==> flow/design.v <==
module full_adder 
#(
    parameter DATA_WIDTH = 2
) 
(
    input  logic [DATA_WIDTH - 1:0] i_input1,
    input  logic [DATA_WIDTH - 1:0] i_input2,
    input  logic                    i_cin,
    output logic [DATA_WIDTH - 1:0] o_sum,
    output logic                    o_cout
);
    assign {o_cout, o_sum} = i_input1 + i_input2 + {1'b0, i_cin};
endmodule
module counter 
(
    input logic i_clk,
    input logic i_arstn,
    input logic i_valid,
    output logic [3:0] o_count
);
    always_ff @(posedge i_clk, negedge i_arstn) begin
        if (~ i_arstn) 
            o_count <= '0;
        else if (o_count == 4'd12)
            o_count <= '0;
        else if (i_valid)
            o_count <= o_count + 4'b1;
    end
endmodule
module i2b
(
    input  logic       i_clk,
    input  logic       i_arstn,
    input  logic       i_valid,
    input  logic       i_a,
    input  logic       i_b,
    output logic [1:0] o_sum,
    output logic       o_a,
    output logic       o_b
);
    logic s_a_ff1;
    logic s_a_ff2;
    logic s_b_ff1;
    logic s_b_ff2;
    logic s_A0;
    logic s_A1;
    logic s_B0;
    logic s_B1;
    logic s_carry_out;
    logic s_carry_in;
    assign s_A0 = s_a_ff1 & s_b_ff2;
    assign s_A1 = i_a     & s_b_ff2;
    assign s_B0 = s_a_ff2 & s_b_ff1;
    assign s_B1 = s_a_ff1 & s_b_ff1;
    always_ff @(posedge i_clk, negedge i_arstn) begin
        if (~ i_arstn) begin
            s_a_ff1    <= 1'b0;
            s_a_ff2    <= 1'b0;
            s_b_ff1    <= 1'b0;
            s_b_ff2    <= 1'b0;
            s_carry_in <= 1'b0;
        end
        else if (i_valid) begin
            s_a_ff1    <= i_a;
            s_a_ff2    <= s_a_ff1;
            s_b_ff1    <= i_b;
            s_b_ff2    <= s_b_ff1;
            s_carry_in <= s_carry_out;
        end
    end
    full_adder FA1 (
        .i_input1 ( {s_A1, s_A0} ),
        .i_input2 ( {s_B1, s_B0} ),
        .i_cin    ( s_carry_in   ),
        .o_sum    ( o_sum        ),
        .o_cout   ( s_carry_out  )
    );
    assign o_a = s_a_ff2;
    assign o_b = s_b_ff2;
endmodule
module t2b
(
    input  logic        i_clk,
    input  logic        i_arstn,
    input  logic        i_valid,
    input  logic        i_a,
    input  logic        i_b,
    output logic [1:0] o_sum,
    output logic       o_b
);
    logic s_a_ff1;
    logic s_b_ff1;
    logic s_A0;
    logic s_A1;
    logic s_B0;
    logic s_B1;
    logic s_carry_out;
    logic s_carry_in;
    assign s_A0 = s_a_ff1 & s_b_ff1;
    assign s_A1 = i_a     & s_b_ff1;
    assign s_B0 = 1'b0;
    assign s_B1 = s_a_ff1 & i_b;
    always_ff @(posedge i_clk, negedge i_arstn) begin
        if (~ i_arstn) begin
            s_a_ff1    <= 1'b0;
            s_b_ff1    <= 1'b0;
            s_carry_in <= 1'b0;
        end
        else if (i_valid) begin
            s_a_ff1    <= i_a;
            s_b_ff1    <= i_b;
            s_carry_in <= s_carry_out;
        end
    end
    full_adder FA0 (
        .i_input1 ( {s_A1, s_A0} ),
        .i_input2 ( {s_B1, s_B0} ),
        .i_cin    ( s_carry_in   ),
        .o_sum    ( o_sum        ),
        .o_cout   ( s_carry_out  )
    );
    assign o_b = s_b_ff1;
endmodule
module serial_mul
#(
    parameter DATA_WIDTH = 8    
)
(
    input  logic       i_clk,
    input  logic       i_arstn,
    input  logic       i_valid,
    input  logic       i_a,
    input  logic       i_b,
    output logic [1:0] o_product
);
    localparam N_OF_I2B = 1 + (DATA_WIDTH - 4)/2;  
    localparam N_OF_2FA = N_OF_I2B;                
    logic [1:0] s_i2b_sum [N_OF_I2B - 1:0];
    logic [1:0] s_t2b_sum;
    logic s_a [N_OF_I2B - 1:0];
    logic s_b [N_OF_I2B - 1:0];
    logic unused_s_b_i2b_out;
    logic [N_OF_2FA - 1:0] s_carry_in;
    logic [N_OF_2FA - 1:0] s_carry_out;
    logic [1:0] s_adder_sum_0;
    logic [1:0] s_adder_sum_1;
    logic [1:0] s_adder_sum_2;
    i2b I2B0 (
        .i_clk   ( i_clk              ),
        .i_arstn ( i_arstn            ),
        .i_valid ( i_valid            ),
        .i_a     ( i_a                ),
        .i_b     ( s_b[0]             ),
        .o_sum   ( s_i2b_sum[0]       ),
        .o_a     ( s_a[0]             ),
        .o_b     ( unused_s_b_i2b_out )
    );
    genvar i;
    generate
        for (i = 0; i < N_OF_I2B - 1; i++) begin : i2b_multipier
            i2b I2B_MODULE (
                .i_clk   ( i_clk            ),
                .i_arstn ( i_arstn          ),
                .i_valid ( i_valid          ),
                .i_a     ( s_a[i]           ),
                .i_b     ( s_b[i + 1]       ),
                .o_sum   ( s_i2b_sum[i + 1] ),
                .o_a     ( s_a[i + 1]       ),
                .o_b     ( s_b[i]           )
            );
        end
    endgenerate
    t2b T2B0 (
        .i_clk   ( i_clk             ),
        .i_arstn ( i_arstn           ),
        .i_valid ( i_valid           ),
        .i_a     ( s_a[N_OF_I2B - 1] ),
        .i_b     ( i_b               ),
        .o_sum   ( s_t2b_sum         ),
        .o_b     ( s_b[N_OF_I2B - 1] )
    );
    full_adder FA0_0 (
        .i_input1 ( s_i2b_sum[0]   ),
        .i_input2 ( s_i2b_sum[1]   ),
        .i_cin    ( s_carry_in[0]  ),
        .o_sum    ( s_adder_sum_0  ),
        .o_cout   ( s_carry_out[0] )
    );
    full_adder FA0_3 (
        .i_input1 ( s_i2b_sum[2]   ),
        .i_input2 ( s_t2b_sum      ),
        .i_cin    ( s_carry_in[1]  ),
        .o_sum    ( s_adder_sum_1  ),
        .o_cout   ( s_carry_out[1] )
    );
    full_adder FA1_0 (
        .i_input1 ( s_adder_sum_0  ),
        .i_input2 ( s_adder_sum_1  ),
        .i_cin    ( s_carry_in[2]  ),
        .o_sum    ( s_adder_sum_2  ),
        .o_cout   ( s_carry_out[2] )
    );
    always_ff @( posedge i_clk, negedge i_arstn ) begin
        if ( ~ i_arstn ) 
            s_carry_in <= '0;
        else if (i_valid) 
            s_carry_in <= s_carry_out;
    end
    assign o_product = s_adder_sum_2;
endmodule
module conv_top
#(
    parameter DATA_WIDTH  = 8,
    parameter KERNEL_SIZE = 25
)
(
    input  logic                     i_clk,
    input  logic                     i_arstn,
	input  logic                     i_arstn_perf,
	input  logic                     i_enable_count2,
    input  logic                     i_ready,
    input  logic                     i_valid,
    input  logic [KERNEL_SIZE - 1:0] i_bit_X,
    input  logic [KERNEL_SIZE - 1:0] i_bit_K,
    output logic [              1:0] o_conv,
    output logic                     o_ready,
    output logic                     o_valid,
	output logic [             31:0] o_perf_cycle_count,
	output logic [             31:0] o_perf_cycle_count2
);
    logic [3:0] s_count;
    logic s_valid_data_in;
    logic s_valid_data_out;
	logic [KERNEL_SIZE - 1:0] s_bit_X_delayed;
	logic [KERNEL_SIZE - 1:0] s_bit_K_delayed;
    logic [1:0] s_product [KERNEL_SIZE - 1:0];
    localparam N_OF_2FA = KERNEL_SIZE - 1;
    logic [N_OF_2FA - 1:0] s_carry_in;
    logic [N_OF_2FA - 1:0] s_carry_out;
    always_ff @(posedge i_clk, negedge i_arstn) begin
        if (~ i_arstn) begin
            s_bit_X_delayed <= '0;
            s_bit_K_delayed <= '0;
        end
        else if (s_valid_data_in) begin
            s_bit_X_delayed <= i_bit_X;
            s_bit_K_delayed <= i_bit_K;
        end
    end
    genvar i;
    generate
        for (i = 0; i < KERNEL_SIZE; i++) begin : serial_multipier
            serial_mul #(
                .DATA_WIDTH ( DATA_WIDTH )
            ) S_MUL0 (
                .i_clk     ( i_clk              ),
                .i_arstn   ( i_arstn            ),
                .i_valid   ( s_valid_data_in    ),
                .i_a       ( s_bit_X_delayed[i] ),
                .i_b       ( s_bit_K_delayed[i] ),
                .o_product ( s_product[i]       )
            );
        end
    endgenerate
    counter COUNT0 (
        .i_clk   ( i_clk           ),
        .i_arstn ( i_arstn         ),
        .i_valid ( s_valid_data_in ),
        .o_count ( s_count         )
    );
	assign s_valid_data_out = (s_count >= 4'd5) & (s_count <= 4'd12);
	always_ff @(posedge i_clk, negedge i_arstn_perf) begin
	    if (~ i_arstn_perf)
		    o_perf_cycle_count <= 32'b0;
		else if (s_valid_data_in)
		    o_perf_cycle_count <= o_perf_cycle_count + 32'b1;
	end
	always_ff @(posedge i_clk, negedge i_arstn_perf) begin
	     if (~ i_arstn_perf)
		    o_perf_cycle_count2 <= 32'b0;
		else if (i_enable_count2)
		    o_perf_cycle_count2 <= o_perf_cycle_count2 + 32'b1;
	end
    logic [1:0] s_sum_0;
    logic [1:0] s_sum_1;
    logic [1:0] s_sum_2;
    logic [1:0] s_sum_3;
    logic [1:0] s_sum_4;
    logic [1:0] s_sum_5;
    logic [1:0] s_sum_6;
    logic [1:0] s_sum_7;
    logic [1:0] s_sum_8;
    logic [1:0] s_sum_9;
    logic [1:0] s_sum_10;
    logic [1:0] s_sum_11;
    logic [1:0] s_sum_12;
    logic [1:0] s_sum_13;
    logic [1:0] s_sum_14;
    logic [1:0] s_sum_15;
    logic [1:0] s_sum_16;
    logic [1:0] s_sum_17;
    logic [1:0] s_sum_18;
    logic [1:0] s_sum_19;
    logic [1:0] s_sum_20;
    logic [1:0] s_sum_21;
    logic [1:0] s_sum_22;
    logic [1:0] s_sum_23;
    full_adder FA0_0 (
        .i_input1 ( s_product[0]    ),
        .i_input2 ( s_product[1]    ),
        .i_cin    ( s_carry_in[0]   ),
        .o_sum    ( s_sum_0         ),
        .o_cout   ( s_carry_out[0]  )
    );
    full_adder FA0_1 (
        .i_input1 ( s_product[2]    ),
        .i_input2 ( s_product[3]    ),
        .i_cin    ( s_carry_in[1]   ),
        .o_sum    ( s_sum_1         ),
        .o_cout   ( s_carry_out[1]  )
    );
    full_adder FA0_2 (
        .i_input1 ( s_product[4]    ),
        .i_input2 ( s_product[5]    ),
        .i_cin    ( s_carry_in[2]   ),
        .o_sum    ( s_sum_2         ),
        .o_cout   ( s_carry_out[2]  )
    );
    full_adder FA0_3 (
        .i_input1 ( s_product[6]    ),
        .i_input2 ( s_product[7]    ),
        .i_cin    ( s_carry_in[3]   ),
        .o_sum    ( s_sum_3         ),
        .o_cout   ( s_carry_out[3]  )
    );
    full_adder FA0_4 (
        .i_input1 ( s_product[8]    ),
        .i_input2 ( s_product[9]    ),
        .i_cin    ( s_carry_in[4]   ),
        .o_sum    ( s_sum_4         ),
        .o_cout   ( s_carry_out[4]  )
    );
    full_adder FA0_5 (
        .i_input1 ( s_product[10]   ),
        .i_input2 ( s_product[11]   ),
        .i_cin    ( s_carry_in[5]   ),
        .o_sum    ( s_sum_5         ),
        .o_cout   ( s_carry_out[5]  )
    );
    full_adder FA0_6 (
        .i_input1 ( s_product[12]   ),
        .i_input2 ( s_product[13]   ),
        .i_cin    ( s_carry_in[6]   ),
        .o_sum    ( s_sum_6         ),
        .o_cout   ( s_carry_out[6]  )
    );
    full_adder FA0_7 (
        .i_input1 ( s_product[14]   ),
        .i_input2 ( s_product[15]   ),
        .i_cin    ( s_carry_in[7]   ),
        .o_sum    ( s_sum_7         ),
        .o_cout   ( s_carry_out[7]  )
    );
    full_adder FA0_8 (
        .i_input1 ( s_product[16]   ),
        .i_input2 ( s_product[17]   ),
        .i_cin    ( s_carry_in[8]   ),
        .o_sum    ( s_sum_8         ),
        .o_cout   ( s_carry_out[8]  )
    );
    full_adder FA0_9 (
        .i_input1 ( s_product[18]   ),
        .i_input2 ( s_product[19]   ),
        .i_cin    ( s_carry_in[9]   ),
        .o_sum    ( s_sum_9         ),
        .o_cout   ( s_carry_out[9]  )
    );
    full_adder FA0_10 (
        .i_input1 ( s_product[20]   ),
        .i_input2 ( s_product[21]   ),
        .i_cin    ( s_carry_in[10]  ),
        .o_sum    ( s_sum_10        ),
        .o_cout   ( s_carry_out[10] )
    );
    full_adder FA0_11 (
        .i_input1 ( s_product[22]   ),
        .i_input2 ( s_product[23]   ),
        .i_cin    ( s_carry_in[11]  ),
        .o_sum    ( s_sum_11        ),
        .o_cout   ( s_carry_out[11] )
    );
    logic [1:0] s_last;
    assign s_last = s_product[24];  
    full_adder FA1_0 (
        .i_input1 ( s_sum_0         ),
        .i_input2 ( s_sum_1         ),
        .i_cin    ( s_carry_in[12]  ),
        .o_sum    ( s_sum_12        ),
        .o_cout   ( s_carry_out[12] )
    );
    full_adder FA1_1 (
        .i_input1 ( s_sum_2         ),
        .i_input2 ( s_sum_3         ),
        .i_cin    ( s_carry_in[13]  ),
        .o_sum    ( s_sum_13        ),
        .o_cout   ( s_carry_out[13] )
    );
    full_adder FA1_2 (
        .i_input1 ( s_sum_4         ),
        .i_input2 ( s_sum_5         ),
        .i_cin    ( s_carry_in[14]  ),
        .o_sum    ( s_sum_14        ),
        .o_cout   ( s_carry_out[14] )
    );
    full_adder FA1_3 (
        .i_input1 ( s_sum_6         ),
        .i_input2 ( s_sum_7         ),
        .i_cin    ( s_carry_in[15]  ),
        .o_sum    ( s_sum_15        ),
        .o_cout   ( s_carry_out[15] )
    );
    full_adder FA1_4 (
        .i_input1 ( s_sum_8         ),
        .i_input2 ( s_sum_9         ),
        .i_cin    ( s_carry_in[16]  ),
        .o_sum    ( s_sum_16        ),
        .o_cout   ( s_carry_out[16] )
    );
    full_adder FA1_5 (
        .i_input1 ( s_sum_10        ),
        .i_input2 ( s_sum_11        ),
        .i_cin    ( s_carry_in[17]  ),
        .o_sum    ( s_sum_17        ),
        .o_cout   ( s_carry_out[17] )
    );
    full_adder FA2_0 (
        .i_input1 ( s_sum_12        ),
        .i_input2 ( s_sum_13        ),
        .i_cin    ( s_carry_in[18]  ),
        .o_sum    ( s_sum_18        ),
        .o_cout   ( s_carry_out[18] )
    );
    full_adder FA2_1 (
        .i_input1 ( s_sum_14        ),
        .i_input2 ( s_sum_15        ),
        .i_cin    ( s_carry_in[19]  ),
        .o_sum    ( s_sum_19        ),
        .o_cout   ( s_carry_out[19] )
    );
    full_adder FA2_2 (
        .i_input1 ( s_sum_16        ),
        .i_input2 ( s_sum_17        ),
        .i_cin    ( s_carry_in[20]  ),
        .o_sum    ( s_sum_20        ),
        .o_cout   ( s_carry_out[20] )
    );
    full_adder FA3_0 (
        .i_input1 ( s_sum_18        ),
        .i_input2 ( s_sum_19        ),
        .i_cin    ( s_carry_in[21]  ),
        .o_sum    ( s_sum_21        ),
        .o_cout   ( s_carry_out[21] )
    );
    full_adder FA3_1 (
        .i_input1 ( s_sum_20        ),
        .i_input2 ( s_last          ),  
        .i_cin    ( s_carry_in[22]  ),
        .o_sum    ( s_sum_22        ),
        .o_cout   ( s_carry_out[22] )
    );
    full_adder FA4_0 (
        .i_input1 ( s_sum_21        ),
        .i_input2 ( s_sum_22        ),
        .i_cin    ( s_carry_in[23]  ),
        .o_sum    ( s_sum_23        ),  
        .o_cout   ( s_carry_out[23] )
    );
    assign o_conv = s_sum_23;
    always_ff @( posedge i_clk, negedge i_arstn ) begin
        if ( ~ i_arstn ) 
            s_carry_in <= '0;
        else if (s_valid_data_in) 
            s_carry_in <= s_carry_out;
    end
    typedef enum logic [2:0] {
        IDLE      = 3'd0,
        READ      = 3'd1,
        WAIT_RES  = 3'd2,
        READ_DONE = 3'd3,
        WRITE     = 3'd4,
        WRITE_DONE = 3'd5
    } state_t;
    state_t PS;
    state_t NS;
    always_ff @(posedge i_clk, negedge i_arstn) begin
        if (~ i_arstn)
            PS <= IDLE;
        else
            PS <= NS;
    end
    always_comb begin
        NS = PS;
        case (PS)
            IDLE: 
				if (i_valid) 
				    NS = READ;
            READ:   NS = WAIT_RES;
            WAIT_RES: 
				if (s_valid_data_out)
				    NS = WRITE;
                else
					NS = READ_DONE;
            READ_DONE: 
				if (~ i_valid)
				     NS = IDLE;
            WRITE:
				if (~ i_ready)
				    NS = WRITE_DONE;
            WRITE_DONE: 
				if (i_ready)
				    NS = IDLE;
            default: 
				    NS = PS;
        endcase
    end
    always_comb begin
        s_valid_data_in = 1'b0;
        o_ready         = 1'b0;
        o_valid         = 1'b0;
        case (PS)
            IDLE : o_ready         = 1'b1;
            READ : s_valid_data_in = 1'b1; 
            WRITE: o_valid         = 1'b1;
            default: begin
                s_valid_data_in = 1'b0;
                o_ready         = 1'b0;
                o_valid         = 1'b0;
            end
        endcase
    end
endmodule
# ---- Tool chain data of conv_top
# Tool output for the design above before and after an edit, in the order of the flow.
# Lines under "orig" count in the file above, lines under "edited" in the edited file.
# "diff": "edited" minus "orig" as printed here. "change_rel_pct": 100 x difference / "orig".
# Library cell names are shortened.
# The mark - stands for no value.
dict set report design {
  design {conv_top}
  clk_port {i_clk}
  cell_library {sky130hd}
  pvt_corner {tt_025C_1v80}
}

# ---- Edit of the RTL
# The edit as a unified diff against the file above.
# A script made this edit. It changes what the design does and was not meant as an optimisation.
# begin of diff
@@ -10,5 +10,5 @@
     output logic                    o_cout
 );
-    assign {o_cout, o_sum} = i_input1 + i_input2 + {1'b0, i_cin};
+    assign {o_cout, o_sum} = i_input1 + i_input2 - {1'b0, i_cin};
 endmodule
 module counter 
# end of diff

# ---- Elaborated design
# Counts by Yosys on the flattened word-level netlist (proc, flatten, opt, wreduce). Print and check cells are left out. Cells with the same type and inputs are merged into one.
# element orig edited diff change_rel_pct
set bits {}
lappend bits {register_bits 670 670 0 0.00}
lappend bits {inputBits 56 56 0 0.00}
lappend bits {wordCells 1286 1286 0 0.00}
# element orig edited diff change_rel_pct
set op_classes {}
lappend op_classes {n_addsub 401 401 0 0.00}
lappend op_classes {compare 2 2 0 0.00}
lappend op_classes {equal 10 10 0 0.00}
lappend op_classes {muxes 11 11 0 0.00}
lappend op_classes {logic 376 376 0 0.00}
lappend op_classes {reduce_and_logical 4 4 0 0.00}
# operator orig edited diff change_rel_pct
set ops {}
lappend ops {{adder 3 x 1 -> 3 bit} 199 0 -199 -100.00}
lappend ops {{subtractor 3 x 1 -> 3 bit} 0 199 199 -}
lappend ops {{bitwise AND 1 bit} 376 376 0 0.00}
lappend ops {{adder 2 x 2 -> 3 bit} 199 199 0 0.00}
lappend ops {{two-way mux 3 bit} 5 5 0 0.00}
lappend ops {{inequality test 2 bit (second input constant)} 4 4 0 0.00}
lappend ops {{two-way mux 1 bit} 3 3 0 0.00}
lappend ops {{adder 32 x 1 -> 32 bit (second input constant)} 2 2 0 0.00}
lappend ops {{== test 3 x 2 -> 1 bit (second input constant)} 2 2 0 0.00}
lappend ops {{== test 3 bit (second input constant)} 2 2 0 0.00}
lappend ops {{two-way mux 4 bit} 2 2 0 0.00}
lappend ops {{adder 4 x 1 -> 4 bit (second input constant)} 1 1 0 0.00}
lappend ops {{== test 3 x 1 -> 1 bit (second input constant)} 1 1 0 0.00}
lappend ops {{== test 4 bit (second input constant)} 1 1 0 0.00}
lappend ops {{greater-or-equal comparator 4 x 3 -> 1 bit (second input constant)} 1 1 0 0.00}
lappend ops {{less-or-equal comparator 4 bit (second input constant)} 1 1 0 0.00}
lappend ops {{zero test 3 bit} 1 1 0 0.00}
lappend ops {{parallel mux 3 bit (select 6 bit)} 1 1 0 0.00}
lappend ops {{AND reduction 5 bit} 1 1 0 0.00}
lappend ops {{nonzero test 2 bit} 1 1 0 0.00}
lappend ops {{nonzero test 6 bit} 1 1 0 0.00}

# ---- Longest topological paths
# Yosys ltp: most cells in a row. Word level: on the elaborated netlist, between registers, memories and ports. Mapped: between sequential cells and ports; inverters and the memories' decode and read muxes count.
# element orig edited diff change_rel_pct
set logic_depth {}
lappend logic_depth {ltp_word 17 17 0 0.00}
lappend logic_depth {abc_area 0 0 - -}
lappend logic_depth {ltp_mapped 17 34 17 100.00}
lappend logic_depth {ltp_nobuf 17 34 17 100.00}

# ---- Mapped cells and area
# Source: synth_stat.txt of the flow (Yosys; design flattened, memories mapped). It holds for the ABC_AREA given above (unset counts as 0); a run with the other value may have another netlist.
# element orig edited diff change_rel_pct
set synth_totals {}
lappend synth_totals {cell_count 2646 3471 825 31.18}
lappend synth_totals {yosys_area_mm2 0.0361071 0.0415886 0.0054815 15.18}
lappend synth_totals {ffs 673 673 0 0.00}
lappend synth_totals {buffers 78 75 -3 -3.85}
# cell orig edited diff change_rel_pct
set types {}
lappend types {ha_1 31 603 572 1845.16}
lappend types {inv_1 239 530 291 121.76}
lappend types {and2_1 324 77 -247 -76.23}
lappend types {fa_1 373 174 -199 -53.35}
lappend types {xnor2_1 54 227 173 320.37}
lappend types {nand2_1 156 326 170 108.97}
lappend types {o21ai_0 78 5 -73 -93.59}
lappend types {mux2_2 525 565 40 7.62}
lappend types {buf_2 60 25 -35 -58.33}
lappend types {a21oi_1 3 37 34 1133.33}
lappend types {nor2_1 17 50 33 194.12}
lappend types {clkbuf_1 17 47 30 176.47}
lappend types {xor2_1 9 35 26 288.89}
lappend types {nand4_1 24 15 -9 -37.50}
lappend types {nor3_1 6 15 9 150.00}
lappend types {nor4_1 2 10 8 400.00}
lappend types {and4_1 3 9 6 200.00}
lappend types {nand3_1 25 20 -5 -20.00}
# The list need not be complete.
# The figures by module come from a second, unflattened synthesis with its own total; it is not the netlist above.
# element orig edited diff change_rel_pct
set unflattened {}
lappend unflattened {cells_unflattened 3877 4076 199 5.13}
lappend unflattened {area_unflattened_mm2 0.0414673 0.0452021 0.0037348 9.01}
# Each row is one instance without its submodules.
# mod instances n_cells area_mm2 mod_seq_area_mm2
set modules_orig {}
lappend modules_orig {i2b 75 14 0.0002064 0.0001251}
lappend modules_orig {full_adder 199 10 0.0000701 0}
lappend modules_orig {conv_top 1 419 0.0058206 0.0036047}
lappend modules_orig {t2b 25 10 0.0001314 0.0000751}
lappend modules_orig {{serial_mul (DATA_WIDTH=8)} 25 6 0.0001089 0.0000751}
lappend modules_orig {counter 1 18 0.000214 0.0001001}
# mod instances n_cells area_mm2 mod_seq_area_mm2
set modules_edited {}
lappend modules_edited {full_adder 199 11 0.0000888 0}
lappend modules_edited {i2b 75 14 0.0002064 0.0001251}
lappend modules_edited {conv_top 1 419 0.0058206 0.0036047}
lappend modules_edited {t2b 25 10 0.0001314 0.0000751}
lappend modules_edited {{serial_mul (DATA_WIDTH=8)} 25 6 0.0001089 0.0000751}
lappend modules_edited {counter 1 18 0.000214 0.0001001}

# ---- Worst setup path after synthesis
# Path of least setup slack by OpenSTA after synthesis, without wires, with an ideal clock, recovery checks aside; 20% of the period is set as input and as output delay. Where synthesis merged equal registers, the netlist keeps one of their names.
# element orig edited diff change_rel_pct
set synth_path {}
lappend synth_path {path_type {register -> output} {register -> output} - -}
lappend synth_path {startpoint {register serial_multipier[20].S_MUL0.i2b_multipier[1].I2B_MODULE.s_b_ff2} {register serial_multipier[17].S_MUL0.i2b_multipier[1].I2B_MODULE.s_b_ff1} - -}
lappend synth_path {endpoint {output port o_conv[1]} {output port o_conv[1]} - -}
lappend synth_path {period_ns 12.0 12.0 0.0 0.00}
lappend synth_path {arrival_ns 5.240 7.238 1.998 38.13}
lappend synth_path {required_ns 9.600 9.600 0.000 0.00}
lappend synth_path {path_slack_ns 4.360 2.362 -1.998 -}
lappend synth_path {delay_ns 5.240 7.238 1.998 38.13}
lappend synth_path {stages 17 28 11 64.71}
lappend synth_path {n_path_buf 0 0 0 -}
lappend synth_path {synth_period_reached_ns 7.64 9.638 1.998 26.15}
# "delay_ns" is the arrival time less input delay plus setup time.
# A path that ends at an output port has no setup time.
# "stages": output pins that drive a net of the path, with the launching flip-flop's if there is one; two outputs of one cell count as two.
# "synth_period_reached_ns" is the clock period less the worst setup slack; recovery checks do not enter. This is arithmetic on one report: input and output delays are still those of the set period (20% each).
# The rows between start and end are the longest chain of elaborated cells between them; the timing report does not say that the signal goes this way. Where chains are equally long, one stands for them.
# A line is the first line of the expression or statement that the cell stems from. Yosys adds cells for indexed reads and writes and turns some case tables into memories.
dict set report synth_between_orig {
  path_cell_list {dfrtp_1 and2_1 fa_1 fa_1 inv_1 fa_1 inv_1 fa_1 inv_1 fa_1 inv_1 fa_1 fa_1 inv_1 fa_1 inv_1 fa_1}
  elab_chain_cells 17
  cone_cells 18
  cone_classes {add/sub: 16; logic: 2}
}
# element line_no
set synth_rtl_orig {}
lappend synth_rtl_orig {{start, declared} 44} ;# logic s_b_ff2;
lappend synth_rtl_orig {{start, assigned} 60} ;# s_b_ff2    <= 1'b0;
lappend synth_rtl_orig {{start, assigned} 67} ;# s_b_ff2    <= s_b_ff1;
lappend synth_rtl_orig {{bitwise AND 1 bit} 51} ;# assign s_A0 = s_a_ff1 & s_b_ff2;
lappend synth_rtl_orig {{adder 2 x 2 -> 3 bit} 12} ;# assign {o_cout, o_sum} = i_input1 + i_input2 + {1'b0, i_cin};
lappend synth_rtl_orig {{adder 3 x 1 -> 3 bit} 12}
lappend synth_rtl_orig {{adder 2 x 2 -> 3 bit} 12}
lappend synth_rtl_orig {{adder 3 x 1 -> 3 bit} 12}
lappend synth_rtl_orig {{adder 2 x 2 -> 3 bit} 12}
lappend synth_rtl_orig {{adder 3 x 1 -> 3 bit} 12}
lappend synth_rtl_orig {{[3 not listed]} -}
lappend synth_rtl_orig {{adder 3 x 1 -> 3 bit} 12}
lappend synth_rtl_orig {{adder 2 x 2 -> 3 bit} 12}
lappend synth_rtl_orig {{adder 3 x 1 -> 3 bit} 12}
lappend synth_rtl_orig {{adder 2 x 2 -> 3 bit} 12}
lappend synth_rtl_orig {{adder 3 x 1 -> 3 bit} 12}
lappend synth_rtl_orig {{adder 2 x 2 -> 3 bit} 12}
lappend synth_rtl_orig {{adder 3 x 1 -> 3 bit} 12}
lappend synth_rtl_orig {{end, declared} 225} ;# output logic [              1:0] o_conv,
dict set report synth_between_edited {
  path_cell_list {dfrtp_1 nand2_1 ha_1 inv_1 ha_1 fa_1 inv_1 ha_1 inv_1 fa_1 inv_1 ha_1 fa_1 ha_1 fa_1 ha_1 inv_1 fa_1 inv_1 ha_1 fa_1 ha_1 inv_1 fa_1 inv_1 ha_1 fa_1 inv_1}
  elab_chain_cells 17
  cone_cells 18
  cone_classes {add/sub: 16; logic: 2}
}
# element line_no
set synth_rtl_edited {}
lappend synth_rtl_edited {{start, declared} 43} ;# logic s_b_ff1;
lappend synth_rtl_edited {{start, assigned} 59} ;# s_b_ff1    <= 1'b0;
lappend synth_rtl_edited {{start, assigned} 66} ;# s_b_ff1    <= i_b;
lappend synth_rtl_edited {{bitwise AND 1 bit} 53} ;# assign s_B0 = s_a_ff2 & s_b_ff1;
lappend synth_rtl_edited {{adder 2 x 2 -> 3 bit} 12} ;# assign {o_cout, o_sum} = i_input1 + i_input2 - {1'b0, i_cin};
lappend synth_rtl_edited {{subtractor 3 x 1 -> 3 bit} 12}
lappend synth_rtl_edited {{adder 2 x 2 -> 3 bit} 12}
lappend synth_rtl_edited {{subtractor 3 x 1 -> 3 bit} 12}
lappend synth_rtl_edited {{adder 2 x 2 -> 3 bit} 12}
lappend synth_rtl_edited {{subtractor 3 x 1 -> 3 bit} 12}
lappend synth_rtl_edited {{[3 not listed]} -}
lappend synth_rtl_edited {{subtractor 3 x 1 -> 3 bit} 12}
lappend synth_rtl_edited {{adder 2 x 2 -> 3 bit} 12}
lappend synth_rtl_edited {{subtractor 3 x 1 -> 3 bit} 12}
lappend synth_rtl_edited {{adder 2 x 2 -> 3 bit} 12}
lappend synth_rtl_edited {{subtractor 3 x 1 -> 3 bit} 12}
lappend synth_rtl_edited {{adder 2 x 2 -> 3 bit} 12}
lappend synth_rtl_edited {{subtractor 3 x 1 -> 3 bit} 12}
lappend synth_rtl_edited {{end, declared} 225} ;# output logic [              1:0] o_conv,

# ---- Path in the finished layout
# Path of least setup slack in the final report of the runs of pair A (OpenROAD, finished layout, wires in). Where an end is a register, its clock arrival counts in the times.
# element orig edited diff change_rel_pct
set layout_path {}
lappend layout_path {path_type {register -> output} {register -> output} - -}
lappend layout_path {startpoint {register serial_multipier[16].S_MUL0.i2b_multipier[1].I2B_MODULE.s_a_ff1} {register serial_multipier[14].S_MUL0.i2b_multipier[0].I2B_MODULE.s_b_ff1} - -}
lappend layout_path {endpoint {output port o_conv[1]} {output port o_conv[1]} - -}
lappend layout_path {period_ns 9.1 9.1 0.0 0.00}
lappend layout_path {arrival_ns 6.63 7.92 1.29 19.46}
lappend layout_path {required_ns 7.28 7.28 0.00 0.00}
lappend layout_path {path_slack_ns 0.65 -0.64 -1.29 -}
lappend layout_path {stages 14 25 11 78.57}
lappend layout_path {n_path_buf 1 1 0 0.00}
# The rows between start and end are the longest chain of elaborated cells between them; the timing report does not say that the signal goes this way. Where chains are equally long, one stands for them.
dict set report layout_between_orig {
  path_cell_list {dfrtp_1 and2_1 fa_1 fa_1 fa_1 fa_1 fa_1 fa_1 fa_1 inv_1 fa_1 inv_1 fa_1 clkdlybuf4s50_1}
  elab_chain_cells 17
  cone_cells 18
  cone_classes {add/sub: 16; logic: 2}
}
# element line_no
set layout_rtl_orig {}
lappend layout_rtl_orig {{start, declared} 41} ;# logic s_a_ff1;
lappend layout_rtl_orig {{start, assigned} 57} ;# s_a_ff1    <= 1'b0;
lappend layout_rtl_orig {{start, assigned} 64} ;# s_a_ff1    <= i_a;
lappend layout_rtl_orig {{bitwise AND 1 bit} 51} ;# assign s_A0 = s_a_ff1 & s_b_ff2;
lappend layout_rtl_orig {{adder 2 x 2 -> 3 bit} 12} ;# assign {o_cout, o_sum} = i_input1 + i_input2 + {1'b0, i_cin};
lappend layout_rtl_orig {{adder 3 x 1 -> 3 bit} 12}
lappend layout_rtl_orig {{adder 2 x 2 -> 3 bit} 12}
lappend layout_rtl_orig {{adder 3 x 1 -> 3 bit} 12}
lappend layout_rtl_orig {{adder 2 x 2 -> 3 bit} 12}
lappend layout_rtl_orig {{adder 3 x 1 -> 3 bit} 12}
lappend layout_rtl_orig {{[3 not listed]} -}
lappend layout_rtl_orig {{adder 3 x 1 -> 3 bit} 12}
lappend layout_rtl_orig {{adder 2 x 2 -> 3 bit} 12}
lappend layout_rtl_orig {{adder 3 x 1 -> 3 bit} 12}
lappend layout_rtl_orig {{adder 2 x 2 -> 3 bit} 12}
lappend layout_rtl_orig {{adder 3 x 1 -> 3 bit} 12}
lappend layout_rtl_orig {{adder 2 x 2 -> 3 bit} 12}
lappend layout_rtl_orig {{adder 3 x 1 -> 3 bit} 12}
lappend layout_rtl_orig {{end, declared} 225} ;# output logic [              1:0] o_conv,
dict set report layout_between_edited {
  path_cell_list {dfrtp_1 nand2_1 ha_1 inv_1 ha_1 inv_1 fa_1 ha_4 fa_1 ha_4 fa_1 ha_4 fa_1 ha_1 fa_1 ha_4 fa_2 ha_4 inv_2 fa_1 inv_2 ha_4 fa_2 inv_2 buf_6}
  elab_chain_cells 17
  cone_cells 18
  cone_classes {add/sub: 16; logic: 2}
}
# element line_no
set layout_rtl_edited {}
lappend layout_rtl_edited {{start, declared} 43} ;# logic s_b_ff1;
lappend layout_rtl_edited {{start, assigned} 59} ;# s_b_ff1    <= 1'b0;
lappend layout_rtl_edited {{start, assigned} 66} ;# s_b_ff1    <= i_b;
lappend layout_rtl_edited {{bitwise AND 1 bit} 53} ;# assign s_B0 = s_a_ff2 & s_b_ff1;
lappend layout_rtl_edited {{adder 2 x 2 -> 3 bit} 12} ;# assign {o_cout, o_sum} = i_input1 + i_input2 - {1'b0, i_cin};
lappend layout_rtl_edited {{subtractor 3 x 1 -> 3 bit} 12}
lappend layout_rtl_edited {{adder 2 x 2 -> 3 bit} 12}
lappend layout_rtl_edited {{subtractor 3 x 1 -> 3 bit} 12}
lappend layout_rtl_edited {{adder 2 x 2 -> 3 bit} 12}
lappend layout_rtl_edited {{subtractor 3 x 1 -> 3 bit} 12}
lappend layout_rtl_edited {{[3 not listed]} -}
lappend layout_rtl_edited {{subtractor 3 x 1 -> 3 bit} 12}
lappend layout_rtl_edited {{adder 2 x 2 -> 3 bit} 12}
lappend layout_rtl_edited {{subtractor 3 x 1 -> 3 bit} 12}
lappend layout_rtl_edited {{adder 2 x 2 -> 3 bit} 12}
lappend layout_rtl_edited {{subtractor 3 x 1 -> 3 bit} 12}
lappend layout_rtl_edited {{adder 2 x 2 -> 3 bit} 12}
lappend layout_rtl_edited {{subtractor 3 x 1 -> 3 bit} 12}
lappend layout_rtl_edited {{end, declared} 225} ;# output logic [              1:0] o_conv,

# ---- Flow runs
# Runs of the flow (Yosys, OpenROAD) on both versions; the two runs of a pair have the same settings. The constraints put input and output delay at 20% of the set period each and load the outputs with 0.01 pF.
dict set report flow_settings_pair_A {
  CORE_UTILIZATION 40
  period_ns 9.1
  CAP_MARGIN 20
  CORE_MARGIN 2
  SLEW_MARGIN 20
}
# element orig edited diff change_rel_pct
set measured_pair_A {}
lappend measured_pair_A {synth_area_mm2 0.0361071 0.0415886 0.0054815 15.18}
lappend measured_pair_A {die_footprint_mm2 0.0926868 0.106566 0.0138792 14.97}
lappend measured_pair_A {finalCellArea_mm2 0.0411482 0.0499316 0.0087834 21.35}
lappend measured_pair_A {timing.setup.ws_ns 0.645 -0.642 -1.287 -}
lappend measured_pair_A {tns_ns 0.000 -0.642 -0.642 -}
lappend measured_pair_A {hold_worst_slack_ns 0.468 0.474 0.006 -}
lappend measured_pair_A {timing.achieved_period_ns 8.455 9.742 1.287 15.22}
dict set report flow_settings_pair_B {
  CELL_PAD_IN_SITES_GLOBAL_PLACEMENT 1
  CORE_MARGIN 8
  CORE_UTILIZATION 62
  CTS_CLUSTER_DIAMETER 109
  GPL_ROUTABILITY_DRIVEN 0
  HOLD_SLACK_MARGIN 0.02
  MAX_ROUTING_LAYER {met5}
  MIN_ROUTING_LAYER {met2}
  PLACE_DENSITY 0.76
  SETUP_SLACK_MARGIN 1.16
  TNS_END_PERCENT 80
  period_ns 5.07
  CAP_MARGIN 20
  SLEW_MARGIN 20
}
# element orig edited diff change_rel_pct
set measured_pair_B {}
lappend measured_pair_B {synth_area_mm2 0.0361071 0.0415886 0.0054815 15.18}
lappend measured_pair_B {die_footprint_mm2 0.0662162 0.0756223 0.0094061 14.21}
lappend measured_pair_B {finalCellArea_mm2 0.0434054 0.0492147 0.0058093 13.38}
lappend measured_pair_B {timing.setup.ws_ns -2.006 -3.691 -1.685 -}
lappend measured_pair_B {tns_ns -4.161 -12.097 -7.936 -}
lappend measured_pair_B {timing.achieved_period_ns 7.076 8.761 1.685 23.81}
# "timing.achieved_period_ns": clock period set for the run, less the worst setup slack. It is reckoned from that one timing run; input and output delays stay at 20% of the period that was set.
